==> flow/design.v <==
module and4(in1, in2, out);
	input [3:0] in1, in2;
	output[3:0] out;
	and a1(out[0], in1[0], in2[0]);
	and a2(out[1], in1[1], in2[1]);
	and a3(out[2], in1[2], in2[2]);
	and a4(out[3], in1[3], in2[3]);
endmodule
module and16(in1, in2, out);
	input [15:0] in1, in2;
	output[15:0] out;
	and4 a11(.in1(in1[3:0]), .in2(in2[3:0]), .out(out[3:0]));
	and4 a12(.in1(in1[7:4]), .in2(in2[7:4]), .out(out[7:4]));
	and4 a13(.in1(in1[11:8]), .in2(in2[11:8]), .out(out[11:8]));
	and4 a14(.in1(in1[15:12]), .in2(in2[15:12]), .out(out[15:12]));
endmodule
module or4(in1, in2, out);
	input [3:0] in1, in2;
	output[3:0] out;
	or a1(out[0], in1[0], in2[0]);
	or a2(out[1], in1[1], in2[1]);
	or a3(out[2], in1[2], in2[2]);
	or a4(out[3], in1[3], in2[3]);
endmodule
module or16(in1, in2, out);
	input [15:0] in1, in2;
	output[15:0] out;
	or4 a11(.in1(in1[3:0]), .in2(in2[3:0]), .out(out[3:0]));
	or4 a12(.in1(in1[7:4]), .in2(in2[7:4]), .out(out[7:4]));
	or4 a13(.in1(in1[11:8]), .in2(in2[11:8]), .out(out[11:8]));
	or4 a14(.in1(in1[15:12]), .in2(in2[15:12]), .out(out[15:12]));
endmodule
module complent(in, go, CK, reset, out, busy, fin);
	input  [15:0] in;
	input  go;
	input  CK, reset;
	output reg [15:0] out;
	output reg busy;
	output reg fin;
	reg [15:0] m;
	reg [15:0] o, mm, c;
	always@(posedge CK) begin
		if(reset) begin
			busy <= 1'b0;
			fin  <= 1'b0;
		end
		else begin
			fin <= 1'b0;
			if(busy == 1'b0) begin
				if(go) begin
					o  = 16'hffff ^ in;
					mm = 16'h0001;
					c  = o & mm;
					o  = o ^ mm;
					mm = c << 1;
					out  <= o;
					m    <= mm;
					busy <= 1'b1;
				end
			end
			else if(m == 16'h0000) begin
				busy <= 1'b0;
				fin  <= 1'b1;
			end
			else begin
				out <= out ^ m;
				m   <= (out & m) << 1;
			end
		end
	end
endmodule
module adder(in1, in2, go, CK, reset, out, busy, fin);
	input [15:0] in1, in2;
	input go;
	input CK, reset;
	output reg [15:0] out;
	output reg busy;
	output reg fin;
	reg [15:0] cc;
	reg [15:0] o, c, m;
	always@(posedge CK) begin
		if(reset) begin
			busy <= 1'b0;
			fin  <= 1'b0;
		end
		else begin
			fin <= 1'b0;
			if(busy == 1'b0) begin
				if(go) begin
					o = in1 ^ in2;
					c = in1 & in2;
					c = c << 1;
					if(c == 16'h0000) begin
						busy <= 1'b0;
						fin  <= 1'b1;
					end
					else begin
						m = o & c;
						o = o ^ c;
						c = m << 1;
						busy <= 1'b1;
					end
					out <= o;
					cc  <= c;
				end
			end
			else if(cc == 16'h0000) begin
				busy <= 1'b0;
				fin  <= 1'b1;
			end
			else begin
				out <= out ^ cc;
				cc  <= (out & cc) << 1;
			end
		end
	end
endmodule
module muler(in1, in2, go, CK, reset, out, busy, fin);
	input		[15:0] in1, in2;
	input		go;
	input  		CK, reset;
	output reg	[15:0] out;
	output reg  busy;
	output reg  fin;
	reg[15:0] m1, m2;
	reg[15:0] a1, a2, o;
	always @(posedge CK) begin
		if(reset) begin
			busy <= 1'b0;
			fin  <= 1'b0;
		end
		else begin
			fin <= 1'b0;
			if(busy == 1'b0 && go == 1'b0) begin
			end
			else begin
				if(busy == 1'b0) begin
					a1 = in1;
					a2 = in2;
					o  = 16'h0000;
				end
				else begin
					a1 = m1;
					a2 = m2;
					o  = out;
				end
				if(a2[0] == 1'b1)
					o = o + a1;
				a1 = a1 << 1;
				a2 = a2 >> 1;
				m1  <= a1;
				m2  <= a2;
				out <= o;
				if(a2 == 16'h0000) begin
					busy <= 1'b0;
					fin  <= 1'b1;
				end
				else
					busy <= 1'b1;
			end
		end
	end
endmodule
module diver(in1, in2, go, CK, reset, reminder, quotient, busy, fin);
	input [15:0] in1, in2;
	input go;
	input CK, reset;
	output reg [15:0] reminder, quotient;
	output reg busy;
	output reg fin;
	reg [31:0] m1, m2;
	reg [15:0] divisor;
	reg [4:0]  cnt;
	reg [31:0] t1, t2;
	reg [15:0] d;
	reg [4:0]  n;
	always @(posedge CK) begin
		if(reset) begin
			busy <= 1'b0;
			fin  <= 1'b0;
		end
		else begin
			fin <= 1'b0;
			if(busy == 1'b0 && go == 1'b0) begin
			end
			else begin
				if(busy == 1'b0) begin
					t1 = {16'h0000, in1};
					t2 = {in2, 16'h0000};
					d  = in2;
					n  = 5'b00000;
				end
				else begin
					t1 = m1;
					t2 = m2;
					d  = divisor;
					n  = cnt;
				end
				if(n < 5'b10001) begin
					if(t1[31:16] >= d)
						t1 = t1 - t2 + 1'b1;
					t1 = t1 << 1;
					n  = n + 1'b1;
					busy <= 1'b1;
				end
				else begin
					busy <= 1'b0;
					fin  <= 1'b1;
				end
				if(n == 5'b10000) begin
					if(t1[31:16] >= d)
						t1 = t1 - t2 + 1'b1;
					reminder <= t1[31:16];
					quotient <= t1[15:0];
				end
				m1      <= t1;
				m2      <= t2;
				divisor <= d;
				cnt     <= n;
			end
		end
	end
endmodule
module mux3to8(in, in1, in2, in3, in4, in5, in6, in7, select, out);
	input [15:0] in, in1, in2, in3, in4, in5, in6, in7;
	input [2:0]  select;
	output reg [15:0] out;
	always @(*) begin
		case(select)
			3'b000:out = in;
			3'b001:out = in1;
			3'b010:out = in2;
			3'b011:out = in3;
			3'b100:out = in4;
			3'b101:out = in5;
			3'b110:out = in6;
			3'b111:out = in7;
		endcase
	end
endmodule
module alu16(CK, reset, start, instruction, inputR1, inputR2, outputR, busy, done);
	input [15:0] inputR1, inputR2;
	input [2:0] instruction;
	input CK, reset, start;
	output[15:0] outputR;
	output busy;
	output done;
	reg  [2:0]  op;
	reg  [15:0] out5, out6;
	reg         finL;
	wire [3:0]  busyL;
	wire [3:0]  finU;
	wire        go;
	wire  [15:0] out, out1, out2, out3, out4, and_o, or_o;
	assign go = start & ~busy;
	adder add(
		.in1(inputR1),
		.in2(inputR2),
		.go(go & (instruction == 3'b000)),
		.CK(CK),
		.reset(reset),
		.out(out),
		.busy(busyL[0]),
		.fin(finU[0])
	);
	complent com(
		.in(inputR1),
		.go(go & (instruction == 3'b001)),
		.CK(CK),
		.reset(reset),
		.out(out1),
		.busy(busyL[1]),
		.fin(finU[1])
	);
	muler mul(
		.in1(inputR1),
		.in2(inputR2),
		.go(go & (instruction == 3'b010)),
		.CK(CK),
		.reset(reset),
		.out(out2),
		.busy(busyL[2]),
		.fin(finU[2])
	);
	diver div(
		.in1(inputR1),
		.in2(inputR2),
		.go(go & ((instruction == 3'b011) | (instruction == 3'b100))),
		.CK(CK),
		.reset(reset),
		.reminder(out3),
		.quotient(out4),
		.busy(busyL[3]),
		.fin(finU[3])
	);
	and16 and1(inputR1, inputR2, and_o);
	or16 or1(inputR1, inputR2, or_o);
	mux3to8 outp(
		.in(out),
		.in1(out1),
		.in2(out2),
		.in3(out3),
		.in4(out4),
		.in5(out5),
		.in6(out6),
		.in7(16'h0000),
		.select(op),
		.out(outputR)
	);
	always @(posedge CK) begin
		if(reset) begin
			finL <= 1'b0;
		end
		else begin
			finL <= go & ((instruction == 3'b101) | (instruction == 3'b110) | (instruction == 3'b111));
			if(go) begin
				op   <= instruction;
				out5 <= and_o;
				out6 <= or_o;
			end
		end
	end
	assign busy = busyL[0] | busyL[1] | busyL[2] | busyL[3];
	assign done = finL | finU[0] | finU[1] | finU[2] | finU[3];
endmodule
* Step by step through the tools: alu16
The steps from the RTL of alu16 to its reports follow in flow order.
Line numbers count from 1 in the design file above.
Operators: Yosys type, input widths -> output width; for muxes data width and select width s.
The mark n/a stands for no value.
- Design top :: alu16
- Clock :: CK
- Standard-cell library :: sky130hd
- Corner :: tt_025C_1v80

* Word level
Counts by Yosys on the flattened word-level netlist (proc, flatten, opt, wreduce; memories kept). Register bits leave out memories and registers merged into their read ports (data or address). Print and check cells are left out. Cells with the same type and inputs are merged into one.
- Bits in registers :: 271
- Output and inout port bits :: 18
- Muxes and demuxes :: 62
- Reductions and logical operators :: 19
- $lt $le $gt $ge :: 3
- $add $sub $neg :: 6
- Bitwise gates (word level) :: 67
- Equal/unequal tests :: 17
** Operator list (count)
- $mux 16 :: 27
- $mux 32 :: 11
- $pmux 16 s8 :: 1
- $xor 16x16->16 :: 4
- $logic_not 16->1 :: 4
- $and 15x15->15 :: 4
- $ge 16x16->1 :: 2
- $add 32x1->32 const B :: 1
- $sub 32x32->32 :: 1
- $add 31x1->31 const B :: 1
- $sub 31x31->31 :: 1
- $mux 31 :: 1
- $mux 5 :: 6
- $or 1x1->1 :: 26
- $eq 3x3->1 const B :: 8
- $and 1x1->1 :: 22
- $add 16x16->16 :: 1
- $not 16->16 :: 1
- $mux 1 :: 16
- $eq 3x2->1 const B :: 4
- $not 1->1 :: 10
- $reduce_and 3->1 :: 3
- $reduce_and 2->1 :: 3
- $reduce_or 2->1 :: 3
- $eq 3x1->1 const B :: 2
- $logic_not 3->1 :: 2
- $add 5x1->5 const B :: 1
- $lt 5x5->1 const B :: 1
Not listed: further kinds 4, cells in them 7.

* Longest topological paths
Longest topological path by Yosys (ltp), each cell counted once; first at word level (registers and memories cut), then after technology mapping (sequential cells cut; the memories' decode and read muxes count).
- Depth in word-level cells :: 20
- ABC_AREA :: 1
- Gate-level depth with buffers :: 42
- Gate-level depth less buffers :: 37

* Netlist
Source: synth_stat.txt of the flow (Yosys; design flattened, memories mapped). It holds for the ABC_AREA given above (unset counts as 0); a run with the other value may have another netlist.
** Cell types
- sky130_fd_sc_hd__edfxtp_1 :: count 260, area in all 7.81E+03 um^2
- sky130_fd_sc_hd__ha_1 :: count 239, area in all 2.99E+03 um^2
- sky130_fd_sc_hd__nand2_1 :: count 724, area in all 2.72E+03 um^2
- sky130_fd_sc_hd__inv_1 :: count 361, area in all 1355.05 um^2
- sky130_fd_sc_hd__nand3_1 :: count 212, area in all 1.06E+03 um^2
- sky130_fd_sc_hd__a21oi_1 :: count 134, area in all 670.643 um^2
- sky130_fd_sc_hd__o21ai_0 :: count 118, area in all 590.566 um^2
- sky130_fd_sc_hd__nor2_1 :: count 149, area in all 559.286 um^2
- sky130_fd_sc_hd__xor2_1 :: count 31, area in all 271.51 um^2
- sky130_fd_sc_hd__nand4_1 :: count 35, area in all 218.96 um^2
- sky130_fd_sc_hd__dfxtp_1 :: count 9, area in all 180.173 um^2
- sky130_fd_sc_hd__or2_2 :: count 28, area in all 175.168 um^2
- sky130_fd_sc_hd__a32o_1 :: count 15, area in all 150.144 um^2
- sky130_fd_sc_hd__clkbuf_1 :: count 39, area in all 146.39 um^2
- sky130_fd_sc_hd__nor3_1 :: count 27, area in all 135.13 um^2
- sky130_fd_sc_hd__a22oi_1 :: count 16, area in all 120.115 um^2
- sky130_fd_sc_hd__a31oi_1 :: count 18, area in all 112.608 um^2
- sky130_fd_sc_hd__and2_1 :: count 17, area in all 106.352 um^2
Other cell types: 35; their cells: 129.
- Mapped area :: 20283.2 um^2
- Cells in the netlist :: 2561
- Sequential area :: 7987.7 um^2
- Mapped flip-flops :: 269

* Worst setup path after synthesis
Path of least setup slack by OpenSTA after synthesis, without wires, with an ideal clock, recovery checks aside; 20% of the period is set as input and as output delay. Where synthesis merged equal registers, the netlist keeps one of their names.
- Path kind :: in2reg
- Start point :: input start
- End point :: register div.quotient[0]
- External input delay :: 1.500 ns
- Arrival :: 7.254 ns
- Path delay :: 6.175 ns
- Path buffers :: 0
- Period :: 7.5 ns
- Path slack :: -0.175 ns
- Driving pins on the path :: 6
- Synthesis period reached :: 7.675 ns
"path delay" = arrival - input delay + setup time.
"driving pins on the path": output pins that drive a net of the path, with the launching flip-flop's if there is one; two outputs of one cell count as two.
"synthesis period reached" = period - worst setup slack (recovery checks aside). The figure is calculated, with input and output delays left at 20% of the set period.
The rows between start and end are the longest chain of elaborated cells between them; the timing report does not say that the signal goes this way. Where chains are equally long, one stands for them.
A line is the first line of the expression or statement that the cell stems from. Yosys adds cells for indexed reads and writes and turns some case tables into memories.
The path ends at the enable pin of a flip-flop; only ways to that pin are counted.
- Path through :: sky130_fd_sc_hd__nand4_2 sky130_fd_sc_hd__a21oi_1 sky130_fd_sc_hd__a21oi_1 sky130_fd_sc_hd__nor2_1 sky130_fd_sc_hd__inv_1 sky130_fd_sc_hd__nor2_1
- Length of the longest elaborated chain :: 12
- Elaborated cells on any way between the ends :: 14
** RTL lines, path post-synthesis
- start: declaration :: RTL line 244 : input CK, reset, start;
- $and 1x1->1 :: RTL line 255 : assign go = start & ~busy;
- $and 1x1->1 :: RTL line 288 : .go(go & ((instruction == 3'b011) | (instruction == 3'b100))),
- $not 1->1 :: RTL line 184 : if(busy == 1'b0 && go == 1'b0) begin
- $logic_and 1x1->1 :: RTL line 184
- $mux 5 :: RTL line 184
- $mux 5 :: RTL line 178 : if(reset) begin
- $add 5x1->5 :: RTL line 203 : n = n + 1'b1;
- $mux 5 :: RTL line 199 : if(n < 5'b10001) begin
- $mux 5 :: RTL line 184
- $mux 5 :: RTL line 178
- $eq 5x5->1 :: RTL line 210 : if(n == 5'b10000) begin
- $reduce_and 3->1
- end: assignment :: RTL line 214 : quotient <= t1[15:0];
- end: declaration :: RTL line 168 : output reg [15:0] reminder, quotient;

* Timing after layout
Path of least setup slack in the final report of flow run A (OpenROAD, finished layout, wires in). Where an end is a register, its clock arrival counts in the times.
- Path kind :: in2reg
- Start point :: input inputR2[9]
- End point :: register div.reminder[11]
- Path slack :: 3.03 ns
- Arrival :: 8.36 ns
- Driving pins on the path :: 29
- Period :: 11.1 ns
- External input delay :: 2.22 ns
- Path buffers :: 1
The rows between start and end are the longest chain of elaborated cells between them; the timing report does not say that the signal goes this way. Where chains are equally long, one stands for them.
- Path through :: sky130_fd_sc_hd__clkdlybuf4s50_1 sky130_fd_sc_hd__inv_1 sky130_fd_sc_hd__nor2_1 sky130_fd_sc_hd__a21oi_1 sky130_fd_sc_hd__ha_1 sky130_fd_sc_hd__nand2_1 sky130_fd_sc_hd__nor3_1 sky130_fd_sc_hd__nand2_4 sky130_fd_sc_hd__nand2_4 sky130_fd_sc_hd__nand2_1 sky130_fd_sc_hd__nand3_1 sky130_fd_sc_hd__nand2_1 sky130_fd_sc_hd__inv_1 sky130_fd_sc_hd__ha_1 sky130_fd_sc_hd__inv_1 sky130_fd_sc_hd__ha_1 sky130_fd_sc_hd__inv_1 sky130_fd_sc_hd__fa_1 sky130_fd_sc_hd__o21ai_1 sky130_fd_sc_hd__nand2_1 sky130_fd_sc_hd__nand2_1 sky130_fd_sc_hd__nand2_1 sky130_fd_sc_hd__nand2_1 sky130_fd_sc_hd__inv_1 sky130_fd_sc_hd__o21ai_1 sky130_fd_sc_hd__nand2_1 sky130_fd_sc_hd__nand3_1 sky130_fd_sc_hd__nand3_1 sky130_fd_sc_hd__and2_1
- Length of the longest elaborated chain :: 12
- Elaborated cells on any way between the ends :: 17
** RTL lines, path after layout
- start: declaration :: RTL line 242 : input [15:0] inputR1, inputR2;
- $mux 32 :: RTL line 187 : if(busy == 1'b0) begin
- $mux 32 :: RTL line 184 : if(busy == 1'b0 && go == 1'b0) begin
- $mux 32 :: RTL line 178 : if(reset) begin
- $sub 31x31->31 :: RTL line 201 : t1 = t1 - t2 + 1'b1;
- $add 31x1->31 :: RTL line 201
- $mux 31 :: RTL line 200 : if(t1[31:16] >= d)
- $mux 32 :: RTL line 199 : if(n < 5'b10001) begin
- $mux 32 :: RTL line 184
- $mux 32 :: RTL line 178
- $sub 32x32->32 :: RTL line 212 : t1 = t1 - t2 + 1'b1;
- $add 32x1->32 :: RTL line 212
- $mux 32 :: RTL line 211 : if(t1[31:16] >= d)
- end: assignment :: RTL line 213 : reminder <= t1[31:16];
- end: declaration :: RTL line 168 : output reg [15:0] reminder, quotient;

Add stored flow runs of alu16

Stored flow runs of alu16 (6 of them; Yosys, OpenROAD, sky130hd). They differ in their settings and are not a sequence. Constraints: input delay and output delay 20% of the set period each, output load 0.01 pF.
"period reached" = clock period - worst setup slack. The figure is calculated, with input and output delays left at 20% of the set period.
"worst setup path time": the worst setup path's part of the clock period (all of it between registers, 20% less for each end at a port) less its slack. A launch clock that arrives late makes it longer, a capture clock that arrives late makes it shorter.
By "total power of the final layout" is meant OpenSTA's value without simulated activity: inputs other than the clock are taken to toggle once in ten clock periods, and the tool carries that through the logic.

** Flow run A
- Settings :: ABC_AREA=1; CELL_PAD_IN_SITES_DETAIL_PLACEMENT=0; CELL_PAD_IN_SITES_GLOBAL_PLACEMENT=1; CORE_ASPECT_RATIO=1.55; CORE_MARGIN=5; CORE_UTILIZATION=58; CTS_CLUSTER_SIZE=56; GPL_ROUTABILITY_DRIVEN=0; HOLD_SLACK_MARGIN=0.16; MAX_ROUTING_LAYER=met4; MIN_ROUTING_LAYER=met1; PLACE_DENSITY_LB_ADDON=0.19; SETUP_SLACK_MARGIN=1.36; SLEW_MARGIN=35; TNS_END_PERCENT=40; period_ns=11.1; CAP_MARGIN=20
- Worst-case hold slack :: 0.577 ns
- Worst setup path time :: 5.85 ns
- Type of the worst setup path :: in2reg
- Standard-cell area of the final layout :: 22171.3 um^2
- Die outline area :: 38901.0 um^2
- Total power of the final layout :: 3268 µW
- Period reached :: 8.075 ns
- Chip area after synthesis (Yosys) :: 20283.2 um^2
- Total negative slack :: 0.000 ns
- Utilization in the final report :: 0.639
- Lowest setup slack :: 3.025 ns

** Flow run B
- Settings :: CAP_MARGIN=30; CORE_UTILIZATION=50; MAX_ROUTING_LAYER=met4; SETUP_SLACK_MARGIN=-0.29; period_ns=5.05; CORE_MARGIN=2; SLEW_MARGIN=20
- Worst-case hold slack :: 0.558 ns
- Worst setup path time :: 6.08 ns
- Type of the worst setup path :: reg2reg
- Standard-cell area of the final layout :: 27649.0 um^2
- Die outline area :: 39642.8 um^2
- Total power of the final layout :: 7871 µW
- Period reached :: 6.083 ns
- Chip area after synthesis (Yosys) :: 19033.3 um^2
- Total negative slack :: -47.505 ns
- Utilization in the final report :: 0.736
- Lowest setup slack :: -1.033 ns

** Flow run C
- Settings :: CAP_MARGIN=30; CELL_PAD_IN_SITES_DETAIL_PLACEMENT=2; CELL_PAD_IN_SITES_GLOBAL_PLACEMENT=3; CORE_MARGIN=7; CORE_UTILIZATION=50; CTS_CLUSTER_DIAMETER=255; CTS_CLUSTER_SIZE=85; GPL_ROUTABILITY_DRIVEN=0; HOLD_SLACK_MARGIN=0.29; MAX_ROUTING_LAYER=met5; MIN_ROUTING_LAYER=met2; PLACE_DENSITY_LB_ADDON=0.04; SETUP_SLACK_MARGIN=-0.29; SLEW_MARGIN=0; TNS_END_PERCENT=60; period_ns=5.62
- Outcome :: no results, placement failed with FLW-0024

** Flow run D
- Settings :: CELL_PAD_IN_SITES_DETAIL_PLACEMENT=0; CELL_PAD_IN_SITES_GLOBAL_PLACEMENT=1; CORE_ASPECT_RATIO=1.55; CORE_MARGIN=5; CORE_UTILIZATION=58; CTS_CLUSTER_SIZE=56; GPL_ROUTABILITY_DRIVEN=0; MIN_ROUTING_LAYER=met2; PLACE_DENSITY_LB_ADDON=0.19; SETUP_SLACK_MARGIN=1.36; SLEW_MARGIN=5; TNS_END_PERCENT=40; period_ns=11.1; CAP_MARGIN=20
- Worst-case hold slack :: 0.574 ns
- Worst setup path time :: 6.79 ns
- Type of the worst setup path :: in2reg
- Standard-cell area of the final layout :: 20997.6 um^2
- Die outline area :: 36626.1 um^2
- Total power of the final layout :: 2937 µW
- Period reached :: 9.011 ns
- Chip area after synthesis (Yosys) :: 19033.3 um^2
- Total negative slack :: 0.000 ns
- Utilization in the final report :: 0.648
- Lowest setup slack :: 2.089 ns

** Flow run E
- Settings :: CELL_PAD_IN_SITES_DETAIL_PLACEMENT=2; CORE_MARGIN=4; CORE_UTILIZATION=67; PLACE_DENSITY=0.94; SETUP_SLACK_MARGIN=1.57; period_ns=9.12; CAP_MARGIN=20; SLEW_MARGIN=20
- Outcome :: no results, placement failed with DPL-0033

** Flow run F
- Settings :: CORE_UTILIZATION=37; period_ns=7.37; CAP_MARGIN=20; CORE_MARGIN=2; SLEW_MARGIN=20
- Worst-case hold slack :: 0.569 ns
- Worst setup path time :: 5.52 ns
- Type of the worst setup path :: in2reg
- Standard-cell area of the final layout :: 23525.1 um^2
- Die outline area :: 53270.9 um^2
- Total power of the final layout :: 4850 µW
- Period reached :: 6.998 ns
- Chip area after synthesis (Yosys) :: 19033.3 um^2
- Total negative slack :: 0.000 ns
- Utilization in the final report :: 0.46
- Lowest setup slack :: 0.372 ns
